==> flow/design.v <==
module router_fsm(input clock, resetn, pkt_valid, parity_done, soft_reset_0, soft_reset_1, soft_reset_2,
                        fifo_full, low_pkt_valid, fifo_empty_0, fifo_empty_1, fifo_empty_2,
                  input [1:0] data_in,
                  output busy, detect_add, ld_state, laf_state, full_state, write_enb_reg, rst_int_reg, lfd_state);
parameter Decode_Address = 3'b000, 
          Load_First_Data = 3'b001,
          Wait_Till_Empty = 3'b010,
          Load_Data = 3'b011,
          Check_Parity_Error = 3'b100,
          Load_Parity = 3'b101,
          Fifo_Full_State = 3'b110,
          Load_After_Full = 3'b111;
reg [2:0] state, next_state;
always @(posedge clock) begin
    if (!resetn) state <= Decode_Address;
    else if((soft_reset_0 && (data_in[1:0] == 0)) | (soft_reset_1 && (data_in[1:0] == 1)) | (soft_reset_2 && (data_in[1:0] == 2))) state <= Decode_Address;
    else state <= next_state; 
end
always @(*) begin
    case(state)
    Decode_Address : begin  
        if(pkt_valid & (data_in[1:0] == 0 & fifo_empty_0 | data_in[1:0] == 1 & fifo_empty_1 | data_in[1:0] == 2 & fifo_empty_2))
        begin
            next_state = Load_First_Data;
        end
        else if(pkt_valid & (data_in[1:0] == 0 & !fifo_empty_0 | data_in[1:0] == 1 & !fifo_empty_1 | data_in[1:0] == 2 & !fifo_empty_2))
        begin
            next_state = Wait_Till_Empty;
        end
        else next_state = Decode_Address;
    end
    Load_First_Data : next_state = Load_Data;  
    Wait_Till_Empty : begin  
        if( (fifo_empty_0 && (data_in[1:0] == 0)) || (fifo_empty_1 && (data_in[1:0] == 1)) || (fifo_empty_2 && (data_in[1:0] == 2)) ) begin
            next_state = Load_First_Data;
        end
        else next_state = Wait_Till_Empty;
    end
    Load_Data : begin  
        if(fifo_full) next_state = Fifo_Full_State;
        else if (!fifo_full & !pkt_valid) next_state = Load_Parity;
        else next_state = Load_Data;
    end
    Fifo_Full_State : begin  
        if(!fifo_full) next_state = Load_After_Full;
        else next_state = Fifo_Full_State;
    end
    Load_Parity : next_state = Check_Parity_Error;  
    Check_Parity_Error : begin  
        if(fifo_full) next_state= Fifo_Full_State;
        else next_state = Decode_Address;
    end
    Load_After_Full : begin  
        if (parity_done) next_state = Decode_Address;
        else if(low_pkt_valid) next_state = Load_Parity;
        else next_state = Load_Data;
    end
    endcase
end
assign detect_add = (state == Decode_Address);
assign lfd_state = (state == Load_First_Data);
assign busy = (state == Load_First_Data) || (state == Load_Parity) || (state == Fifo_Full_State) || (state == Load_After_Full) || (state == Wait_Till_Empty) || (state == Check_Parity_Error);
assign ld_state = (state == Load_Data)||(state == Load_Parity) ;
assign write_enb_reg = (state == Load_First_Data)|(state == Load_Data)||(state == Load_Parity);
assign full_state = (state == Fifo_Full_State);
assign laf_state = (state == Load_After_Full);  
assign rst_int_reg = (state == Check_Parity_Error);
endmodule
module router_reg(input clock, resetn, pkt_valid, fifo_full, rst_int_reg, detect_add, 
                        ld_state, laf_state, full_state, lfd_state, 
                  output reg parity_done, low_pkt_valid, err, 
                  input [7:0] data_in, output reg [7:0] dout);
reg [7:0] a,c,d,e;
reg [8:0] b [31:0];
reg [4:0] count_b,count_a ;
always@(posedge clock) begin
    if(!resetn) begin
        dout <= 8'd0;
        parity_done <= 1'b0;
        low_pkt_valid <= 1'b0;
        err <= 1'b0;
        count_b <= 0;
        count_a <= 0;
        c <= 8'd0;
        d <= 8'd0;
    end
    else begin
    parity_done <= ((ld_state & !fifo_full & !pkt_valid) | (laf_state & low_pkt_valid & !parity_done)) & !detect_add;
    low_pkt_valid <= (ld_state & !pkt_valid);
        if(pkt_valid) begin
            if(detect_add) begin
                dout <= data_in;
                c <= data_in;
            end
            else if(ld_state||lfd_state) begin
                if(full_state) begin
                    b[count_b] <= data_in;
                    count_b <= count_b + 1;
                end
                else if(!full_state) begin
                    if(laf_state) begin
                        dout <= b[count_a];
                        count_a <= count_a + 1;
                    end
                    else begin
                        c <= c^data_in;
                        dout <= data_in;
                    end
                end 
            end 
        end
        else begin
            d <= data_in;
            dout <= data_in;
        end
    end
err <= (c==d) ? 0 : 1 ;
end
endmodule
module router_sync(input detect_add, write_enb_reg, clock, resetn, 
                         read_enb_0, read_enb_1, read_enb_2,
                         empty_0, empty_1, empty_2, 
                         full_0, full_1, full_2, 
                   input [1:0] data_in,
                   output reg vld_out_0, vld_out_1, vld_out_2,
                   output reg soft_reset_0, soft_reset_1, soft_reset_2, 
                   output reg fifo_full,
                   output reg [2:0] write_enb);
reg [1:0] q;
reg [4:0] count0,count1,count2;
always@(posedge clock)begin
    if(detect_add) q <= data_in;
end
always@(*)begin
    vld_out_0 <= !empty_0;
    vld_out_1 <= !empty_1;
    vld_out_2 <= !empty_2;
    case(q)
    2'b00 : begin
            fifo_full = full_0;
            write_enb = {2'b00, write_enb_reg};
            end 
    2'b01 : begin
            fifo_full = full_1;
            write_enb = {1'b0, write_enb_reg,1'b0};
            end
    2'b10 : begin
            fifo_full = full_2;
            write_enb = {write_enb_reg, 2'b00};
            end
    default : begin
                fifo_full = 0;
                write_enb = 3'd0;
    end
    endcase
end
always@(posedge clock) begin
    if(!resetn)begin
        count0<=5'd0;
        count1<=5'd0;
        count2<=5'd0;
        soft_reset_0 <= 1'b0;
        soft_reset_1 <= 1'b0;
        soft_reset_2 <= 1'b0;
    end
    else begin
        soft_reset_0 <= 1'b0;
        soft_reset_1 <= 1'b0;
        soft_reset_2 <= 1'b0;
        if (vld_out_0 && !read_enb_0) begin
            if (count0 == 5'b11101) begin
                soft_reset_0 <= 1'b1;
                count0 <= 5'd0;
            end
            else count0 <= count0 + 1'b1;
        end
        else count0 <= 5'd0;
        if (vld_out_1 && !read_enb_1) begin
            if (count1 == 5'b11101) begin
                soft_reset_1 <= 1'b1;
                count1 <= 5'd0;
            end
            else count1 <= count1 + 1'b1;
        end
        else count1 <= 5'd0;
        if (vld_out_2 && !read_enb_2) begin
            if (count2 == 5'b11101) begin
                soft_reset_2 <= 1'b1;
                count2 <= 5'd0;
            end
            else count2 <= count2 + 1'b1;
        end
        else count2 <= 5'd0;
    end
end
endmodule
module router_fifo(input clock, resetn, write_enb, read_enb, soft_reset, lfd_state,
                   input [7:0] data_in, output full, empty, output [7:0] data_out);
reg [8:0] mem [0:15];
reg [3:0] rd_pointer, wr_pointer;
reg [8:0] packet_out;
wire [8:0]packet;
reg [6:0] length;
reg [4:0] status_count;
assign empty = (status_count == 0 ) ? 1'b1 : 1'b0 ;
assign full = (status_count == 5'd16) ? 1'b1 : 1'b0 ;
assign packet[7:0] = data_in[7:0];
assign packet[8] = lfd_state;
assign data_out = resetn ?  packet_out[7:0] : 8'd0;
always@(posedge clock) begin
    if(!resetn || soft_reset) status_count <= 5'd0;
    else if(full == 1'b0 && write_enb & empty == 1'b0 && read_enb) status_count <= status_count;
    else if (full == 1'b0 && write_enb) status_count <= status_count + 1'b1;
    else if(empty == 1'b0 && read_enb ) status_count <= status_count - 1'b1;
    else status_count <= status_count;
end
always@(posedge clock) begin
    if(!resetn || soft_reset) begin  
        wr_pointer <= 4'd0;
    end
    else if(full == 1'b0 && write_enb) begin  
            mem[wr_pointer[3:0]] <= packet;
            wr_pointer <= wr_pointer + 1'b1;
    end
end
always@(posedge clock) begin
    if(!resetn || soft_reset) begin  
        rd_pointer <= 4'd0;
        packet_out <= 9'd0;
    end
    else begin 
        if(empty == 1'b0 && read_enb ) begin  
                packet_out <= mem[rd_pointer[3:0]];
                rd_pointer <= rd_pointer + 1'b1;
        end
        if (length == 0 && (empty || !mem[rd_pointer[3:0]][8])) packet_out <= 9'd0;
    end
end
always@(posedge clock)begin
    if (!resetn || soft_reset) begin
        length <= 0;
    end
    else if(empty == 1'b0 && read_enb ) begin
        if(mem[rd_pointer[3:0]][8])begin
                length <= mem[rd_pointer[3:0]][7:2] + 1'b1;
        end
        else if (length != 0)  begin
                length <= length - 1'b1;
        end
    end
end
endmodule
module router_top(input clock, resetn, read_enb_0, read_enb_1, read_enb_2, pkt_valid,
                  input [7:0] data_in, output [7:0] data_out_0, data_out_1, data_out_2,
                  output valid_out_0, valid_out_1, valid_out_2, error, busy);
wire parity_done,detect_add;
wire ld_state, laf_state, full_state, write_enb_reg, rst_int_reg, lfd_state;
wire [2:0] fifo_empty, full,w_enb, write_enb, soft_reset_temp;
wire fifo_full,low_pkt_valid,soft_reset_0,soft_reset_1,soft_reset_2;
wire [7:0] dout;
wire read_enb_temp[2:0];
wire [7:0] data_out_temp[2:0];
assign soft_reset_temp[0] = soft_reset_0;
assign soft_reset_temp[1] = soft_reset_1;
assign soft_reset_temp[2] = soft_reset_2;
assign read_enb_temp[0] = read_enb_0;
assign read_enb_temp[1] = read_enb_1;
assign read_enb_temp[2] = read_enb_2;
assign data_out_0 = data_out_temp[0];
assign data_out_1 = data_out_temp[1];
assign data_out_2 = data_out_temp[2];
router_fsm dut1(.clock(clock),
                .resetn(resetn),
                .pkt_valid(pkt_valid),
                .parity_done(parity_done),
                .soft_reset_0(soft_reset_0),
                .soft_reset_1(soft_reset_1),
                .soft_reset_2(soft_reset_2),
                .fifo_full(fifo_full),
                .low_pkt_valid(low_pkt_valid),
                .fifo_empty_0(fifo_empty[0]),
                .fifo_empty_1(fifo_empty[1]),
                .fifo_empty_2(fifo_empty[2]),
                .data_in(data_in[1:0]),
                .busy(busy),
                .detect_add(detect_add),
                .ld_state(ld_state),
                .laf_state(laf_state),
                .full_state(full_state),
                .write_enb_reg(write_enb_reg),
                .rst_int_reg(rst_int_reg),
                .lfd_state(lfd_state));
router_reg dut2(.clock(clock),
                .resetn(resetn),
                .pkt_valid(pkt_valid),
                .fifo_full(fifo_full),
                .detect_add(detect_add),
                .ld_state(ld_state),
                .laf_state(laf_state),
                .full_state(full_state),
                .rst_int_reg(rst_int_reg),
                .lfd_state(lfd_state),
                .parity_done(parity_done),
                .low_pkt_valid(low_pkt_valid),
                .err(error),
                .data_in(data_in),
                .dout(dout));
router_sync dut3(.clock(clock),
                .resetn(resetn),
                .detect_add(detect_add),
                .read_enb_0(read_enb_0),
                .read_enb_1(read_enb_1),
                .read_enb_2(read_enb_2),
                .write_enb_reg(write_enb_reg),
                .empty_0(fifo_empty[0]),
                .empty_1(fifo_empty[1]),
                .empty_2(fifo_empty[2]),
                .full_0(full[0]),
                .full_1(full[1]),
                .full_2(full[2]),
                .data_in(data_in[1:0]),
                .vld_out_0(valid_out_0),
                .vld_out_1(valid_out_1),
                .vld_out_2(valid_out_2),
                .soft_reset_0(soft_reset_0),
                .soft_reset_1(soft_reset_1),
                .soft_reset_2(soft_reset_2),
                .fifo_full(fifo_full),
                .write_enb(w_enb));
genvar x;
generate for (x= 0 ; x<3 ; x = x+1)
begin:fifo
	router_fifo f(.clock(clock),
                  .resetn(resetn), 
                  .soft_reset(soft_reset_temp[x]),
	              .lfd_state(lfd_state),
                  .write_enb(w_enb[x]),
                  .data_in(dout), 
                  .read_enb(read_enb_temp[x]),
	              .full(full[x]), 
                  .empty(fifo_empty[x]), 
                  .data_out(data_out_temp[x]));
end
endgenerate	
endmodule
### Step by step through the tools: router_top

The steps from the RTL of router_top to its reports follow in flow order.
Line numbers count from 1 in the design file above.
Cell names lack the library's common part.
Not given: -

* top: router_top
* clock input: clock
* cell library: sky130hd
* timing corner: tt_025C_1v80

### Word level

Counts by Yosys on the flattened word-level netlist (proc, flatten, opt, wreduce; memories kept). Print and check cells are left out. Cells with the same type and inputs are merged into one.
Yosys's memory passes give these memory sizes; they may raise the number of words (mostly to a power of two), join words into wider ones and drop unused or constant bits.

* register bits after elaboration: 144
* latch bits: 0
* RAM bits: 720
* ROM bits: 0
* word width x clocked read ports: 36
* memories: 4
* bits of input ports: 14
* elaborated cells: 302

Memory list
* dut2.b: words 32, bits a word 9, read ports 1, write ports 1, line 74 `reg [8:0] b [31:0];`
* fifo[0].f.mem: words 16, bits a word 9, read ports 1, write ports 1, line 199 `reg [8:0] mem [0:15];`
* fifo[1].f.mem: words 16, bits a word 9, read ports 1, write ports 1, line 199
* fifo[2].f.mem: words 16, bits a word 9, read ports 1, write ports 1, line 199

* add/sub/neg operators: 23
* multiply operators: 0
* div/mod/pow operators: 0
* $lt $le $gt $ge: 0
* eq/ne operators: 22
* shift operators: 0
* muxes and demuxes: 87
* bitwise gates (word level): 42
* reduce/logical cells: 93

Operators by type and width (count)
* 2-to-1 mux 9 bit: 11
* 2-to-1 mux 8 bit: 12
* 2-to-1 mux 5 bit: 13
* 2-to-1 mux 4 bit: 12
* 2-to-1 mux 7 bit: 6
* adder 5 x 1 -> 5 bit with constant B: 8
* == test 5 bit with constant B: 6
* logical AND 1 bit: 24
* adder 4 x 1 -> 4 bit with constant B: 6
* case mux 3 bit (select 8 bit): 1
* 2-to-1 mux 1 bit: 22
* adder 6 x 1 -> 7 bit with constant B: 3
* subtractor 7 x 1 -> 7 bit with constant B: 3
* zero test 7 bit: 3
* nonzero test 7 bit: 3
* AND reduction 2 bit: 10
* bitwise AND 1 bit: 18
* 2-to-1 mux 3 bit: 6
* logical OR 1 bit: 16
* inverter 1 bit: 15
* subtractor 5 x 1 -> 5 bit with constant B: 3
* zero test 5 bit: 3
* zero test 1 bit: 14
* nonzero test 2 bit: 7
* == test 3 bit with constant B: 4
* OR reduction 3 bit: 3
* case mux 3 bit (select 3 bit): 1
* bitwise OR 1 bit: 8

Not listed: further kinds 16, cells in them 26.

### Depth

Longest topological path by Yosys (ltp), each cell counted once; first at word level (registers and memories cut), then after technology mapping (sequential cells cut; the memories' decode and read muxes count).

* word-level depth: 10
* ABC_AREA: 1
* mapped depth: 18
* mapped depth without buffers: 15

### Netlist

Yosys stat after the flow's synthesis: flattened, memories mapped to cells. It holds for the ABC_AREA given above (unset counts as 0); a run with the other value may have another netlist.
Totals and module areas in this step are rounded.

* standard cells after synthesis: 3265
* mapped area: 35730 um2
* flip-flop cells: 854
* buffers: 156

Cell types (count)
* edfxtp_1: 690
* dfxtp_1: 164
* o21ai_0: 335
* nand2_1: 444
* nor2_1: 413
* nand3_1: 264
* inv_1: 290
* a21oi_1: 161
* ha_1: 44
* o221ai_1: 55
* o211ai_1: 64
* clkbuf_1: 74
* buf_2: 48
* o22ai_1: 29
* buf_6: 16
* xor2_1: 20
* xnor2_1: 13
* nor3_1: 18

Not listed: further types 29, cells in them 123.

### Timing after synthesis

OpenSTA on the mapped netlist: ideal clock, no wires. The path of least setup slack (recovery checks aside). Input and output delay are each 20% of the period. Register names are those of the netlist, which keeps one name where synthesis merged equal registers.

* path type: reg-to-reg
* start point: reg dut1.state
* end point: reg fifo[2].f.status_count[4]
* clock period: 5000 ps
* library setup time: 119 ps
* time at the first pin: 0 ps
* arrival: 2879 ps
* required time: 4881 ps
* path slack: 2002 ps
* delay of the path: 2998 ps
* stages: 13
* synthesis period reached: 2998 ps

"delay of the path" is the arrival time less input delay plus setup time.
"stages": output pins that drive a net of the path, with the launching flip-flop's if there is one; two outputs of one cell count as two.
"synthesis period reached" = period - worst setup slack (recovery checks aside). The figure is calculated, with input and output delays left at 20% of the set period.
Where an end lacks its bit number, it is one bit of the signal, or one of the new flip-flops if synthesis recoded a state register.
Between the ends stands the longest chain of elaborated cells between them, by number of cells; it is not shown to be the way that was timed. Of several equally long chains one is given.
A line is the first line of the expression or statement that the cell stems from. Yosys adds cells for indexed reads and writes and turns some case tables into memories.
A register here has more assigning lines than the two given.

* path through: dfxtp_1 -> nor2_1 -> inv_1 -> nand3_1 -> nor2_1 -> inv_1 -> fa_1 -> nand2_1 -> nand2_1 -> a21oi_1 -> mux2_2 -> o21ai_0 -> a21oi_1
* cells in the longest elaborated chain: 9
* elaborated cells on any way between the ends: 14

Ends and longest elaborated chain, post-synthesis
* start: declaration: line 13 `reg [2:0] state, next_state;`
* start: assignment: line 15 `if (!resetn) state <= Decode_Address;`
* start: assignment: line 16 `else if((soft_reset_0 && (data_in[1:0] == 0)) | (soft_reset_1 && (data_in[1:0] == 1)) | (soft_reset_2 && (data ...`
* == test 3 x 1 -> 1 bit: line 64 `assign write_enb_reg = (state == Load_First_Data)|(state == Load_Data)||(state == Load_Parity);`
* bitwise OR 1 bit: line 64
* logical OR 1 bit: line 64
* case mux 3 bit (select 3 bit): line 138 `case(q)`
* bitwise AND 1 bit: line 212 `else if(full == 1'b0 && write_enb & empty == 1'b0 && read_enb) status_count <= status_count;`
* logical AND 1 bit (2 in a row): line 212
* inverter 1 bit
* AND reduction 2 bit
* end: assignment: line 212
* end: assignment: line 213 `else if (full == 1'b0 && write_enb) status_count <= status_count + 1'b1;`
* end: declaration: line 204 `reg [4:0] status_count;`

### Timing after layout

Path of least setup slack in the final report of flow run B (OpenROAD, finished layout, wires in). Where an end is a register, its clock arrival counts in the times.
The report prints the path's times to 10 ps; the period is as set.

* path type: reg-to-output
* start point: reg dut1.state
* end point: out busy
* clock period: 2980 ps
* external output delay: 600 ps
* time at the first pin: 690 ps
* arrival: 2190 ps
* required time: 2380 ps
* path slack: 200 ps
* stages: 6

Where an end lacks its bit number, it is one bit of the signal, or one of the new flip-flops if synthesis recoded a state register.
Between the ends stands the longest chain of elaborated cells between them, by number of cells; it is not shown to be the way that was timed. Of several equally long chains one is given.
A register here has more assigning lines than the two given.

* path through: dfxtp_4 -> buf_12 -> nor2_1 -> nand4_1 -> buf_4 -> clkdlybuf4s50_1
* cells in the longest elaborated chain: 6
* elaborated cells on any way between the ends: 11

Ends and longest elaborated chain, post-layout
* start: declaration: line 13 `reg [2:0] state, next_state;`
* start: assignment: line 15 `if (!resetn) state <= Decode_Address;`
* start: assignment: line 16 `else if((soft_reset_0 && (data_in[1:0] == 0)) | (soft_reset_1 && (data_in[1:0] == 1)) | (soft_reset_2 && (data ...`
* == test 3 x 1 -> 1 bit: line 62 `assign busy = (state == Load_First_Data) || (state == Load_Parity) || (state == Fifo_Full_State) || (state == ...`
* logical OR 1 bit (5 in a row): line 62
* end: declaration: line 255 `output valid_out_0, valid_out_1, valid_out_2, error, busy);`

Ticket comment

Settings and measured results of 4 stored flow runs for module router_top (sky130hd), not sorted in any way. The constraints put input and output delay at 20% of the set period each and load the outputs with 0.01 pF.
"clock period achieved" means the clock period less the worst setup slack. The figure is calculated, with input and output delays left at 20% of the set period.
By "worst setup path time" is meant the share of the clock period that the worst setup path is allowed (20% is reserved at inputs, 20% at outputs), minus its slack. Clock arrival times at its registers enter into it.
"power consumption": no workload was simulated; the value follows from the tool's default switching activity.
"worst setup path time" is known to 10 ps.
Results are given in rounded form.

### Flow run A

==> flow/run.sh <==
#!/bin/bash
# the make line also repeats the synthesis and layout settings of config.mk as NAME=value (left out here)
make -C /OpenROAD-flow-scripts/flow DESIGN_CONFIG=/design/flow/config.mk WORK_HOME=/design/flow/orfs CLKGATE_MAP_FILE= finish
==> flow/config.mk <==
export PLATFORM = sky130hd
export DESIGN_NAME = router_top
export DESIGN_NICKNAME = router_top
export VERILOG_FILES = /design/flow/design.v
export SDC_FILE = /design/flow/constraint.sdc
export NUM_CORES = 4
export LEC_CHECK = 0
export CAP_MARGIN = 20
export CELL_PAD_IN_SITES_DETAIL_PLACEMENT = 2
export CORE_ASPECT_RATIO = 1.35
export CORE_MARGIN = 2
export CORE_UTILIZATION = 72
export CTS_CLUSTER_SIZE = 21
export GPL_TIMING_DRIVEN = 0
export MAX_ROUTING_LAYER = met4
export MIN_ROUTING_LAYER = met2
export PLACE_DENSITY_LB_ADDON = 0.12
export SETUP_SLACK_MARGIN = -0.15
export SLEW_MARGIN = 20
==> flow/constraint.sdc <==
create_clock -name core_clock -period 5.75 [get_ports {clock}]
set_input_delay 1.1500 -clock core_clock [delete_from_list [all_inputs] [get_ports {clock}]]
set_output_delay 1.1500 -clock core_clock [all_outputs]
set_load 0.01 [all_outputs]

Outcome of flow run A: no results, placement failed with a tool error

### Flow run B

==> flow/run.sh <==
#!/bin/bash
# the make line also repeats the synthesis and layout settings of config.mk as NAME=value (left out here)
make -C /OpenROAD-flow-scripts/flow DESIGN_CONFIG=/design/flow/config.mk WORK_HOME=/design/flow/orfs CLKGATE_MAP_FILE= finish
==> flow/config.mk <==
export PLATFORM = sky130hd
export DESIGN_NAME = router_top
export DESIGN_NICKNAME = router_top
export VERILOG_FILES = /design/flow/design.v
export SDC_FILE = /design/flow/constraint.sdc
export NUM_CORES = 4
export LEC_CHECK = 0
export ABC_AREA = 1
export CAP_MARGIN = 20
export CELL_PAD_IN_SITES_DETAIL_PLACEMENT = 2
export CELL_PAD_IN_SITES_GLOBAL_PLACEMENT = 1
export CORE_MARGIN = 2
export CORE_UTILIZATION = 23
export MAX_ROUTING_LAYER = met5
export PLACE_DENSITY = 0.6
export SLEW_MARGIN = 20
==> flow/constraint.sdc <==
create_clock -name core_clock -period 2.98 [get_ports {clock}]
set_input_delay 0.5960 -clock core_clock [delete_from_list [all_inputs] [get_ports {clock}]]
set_output_delay 0.5960 -clock core_clock [all_outputs]
set_load 0.01 [all_outputs]

Results of flow run B:
- Worst hold slack in the final report: 241 ps
- Die footprint: 158500 um2
- Worst setup path time: 2190 ps
- Worst setup path type: reg-to-output
- Power consumption: 0.03525 W
- Mapped cell area after synthesis: 35730 um2
- Worst slack on setup checks: 198 ps
- Setup total negative slack: 0 ps
- Final utilization: 27.9%
- Clock period achieved: 2782 ps

### Flow run C

==> flow/run.sh <==
#!/bin/bash
# the make line also repeats the synthesis and layout settings of config.mk as NAME=value (left out here)
make -C /OpenROAD-flow-scripts/flow DESIGN_CONFIG=/design/flow/config.mk WORK_HOME=/design/flow/orfs CLKGATE_MAP_FILE= finish
==> flow/config.mk <==
export PLATFORM = sky130hd
export DESIGN_NAME = router_top
export DESIGN_NICKNAME = router_top
export VERILOG_FILES = /design/flow/design.v
export SDC_FILE = /design/flow/constraint.sdc
export NUM_CORES = 4
export LEC_CHECK = 0
export ABC_AREA = 0
export CAP_MARGIN = 20
export CORE_MARGIN = 2
export CORE_UTILIZATION = 68
export CTS_CLUSTER_DIAMETER = 378
export GPL_TIMING_DRIVEN = 1
export HOLD_SLACK_MARGIN = 0.19
export MAX_ROUTING_LAYER = met4
export MIN_ROUTING_LAYER = met1
export PLACE_DENSITY_LB_ADDON = 0.12
export SETUP_SLACK_MARGIN = 0.25
export SLEW_MARGIN = 20
export TNS_END_PERCENT = 5
==> flow/constraint.sdc <==
create_clock -name core_clock -period 2.35 [get_ports {clock}]
set_input_delay 0.4700 -clock core_clock [delete_from_list [all_inputs] [get_ports {clock}]]
set_output_delay 0.4700 -clock core_clock [all_outputs]
set_load 0.01 [all_outputs]

Results of flow run C:
- Worst setup path time: 2470 ps
- Worst setup path type: reg-to-reg
- Setup total negative slack: -2628 ps
- Worst hold slack in the final report: 461 ps
- Final utilization: 83.7%
- Worst slack on setup checks: -124 ps
- Die footprint: 52400 um2
- Mapped cell area after synthesis: 34400 um2
- Clock period achieved: 2474 ps
- Power consumption: 0.04165 W

### Flow run D

==> flow/run.sh <==
#!/bin/bash
# the make line also repeats the synthesis and layout settings of config.mk as NAME=value (left out here)
make -C /OpenROAD-flow-scripts/flow DESIGN_CONFIG=/design/flow/config.mk WORK_HOME=/design/flow/orfs CLKGATE_MAP_FILE= finish
==> flow/config.mk <==
export PLATFORM = sky130hd
export DESIGN_NAME = router_top
export DESIGN_NICKNAME = router_top
export VERILOG_FILES = /design/flow/design.v
export SDC_FILE = /design/flow/constraint.sdc
export NUM_CORES = 4
export LEC_CHECK = 0
export ABC_AREA = 1
export CAP_MARGIN = 0
export CELL_PAD_IN_SITES_DETAIL_PLACEMENT = 2
export CORE_ASPECT_RATIO = 0.82
export CORE_MARGIN = 2
export CORE_UTILIZATION = 22
export CTS_CLUSTER_DIAMETER = 200
export CTS_CLUSTER_SIZE = 82
export HOLD_SLACK_MARGIN = 0.13
export PLACE_DENSITY_LB_ADDON = 0.23
export SETUP_SLACK_MARGIN = 0.2
export SLEW_MARGIN = 20
==> flow/constraint.sdc <==
create_clock -name core_clock -period 2.24 [get_ports {clock}]
set_input_delay 0.4480 -clock core_clock [delete_from_list [all_inputs] [get_ports {clock}]]
set_output_delay 0.4480 -clock core_clock [all_outputs]
set_load 0.01 [all_outputs]

Results of flow run D:
- Mapped cell area after synthesis: 35730 um2
- Worst setup path time: 1770 ps
- Worst setup path type: reg-to-output
- Power consumption: 0.04218 W
- Final utilization: 28.1%
- Worst slack on setup checks: 27 ps
- Clock period achieved: 2213 ps
- Worst hold slack in the final report: 250 ps
- Setup total negative slack: 0 ps
- Die footprint: 165700 um2
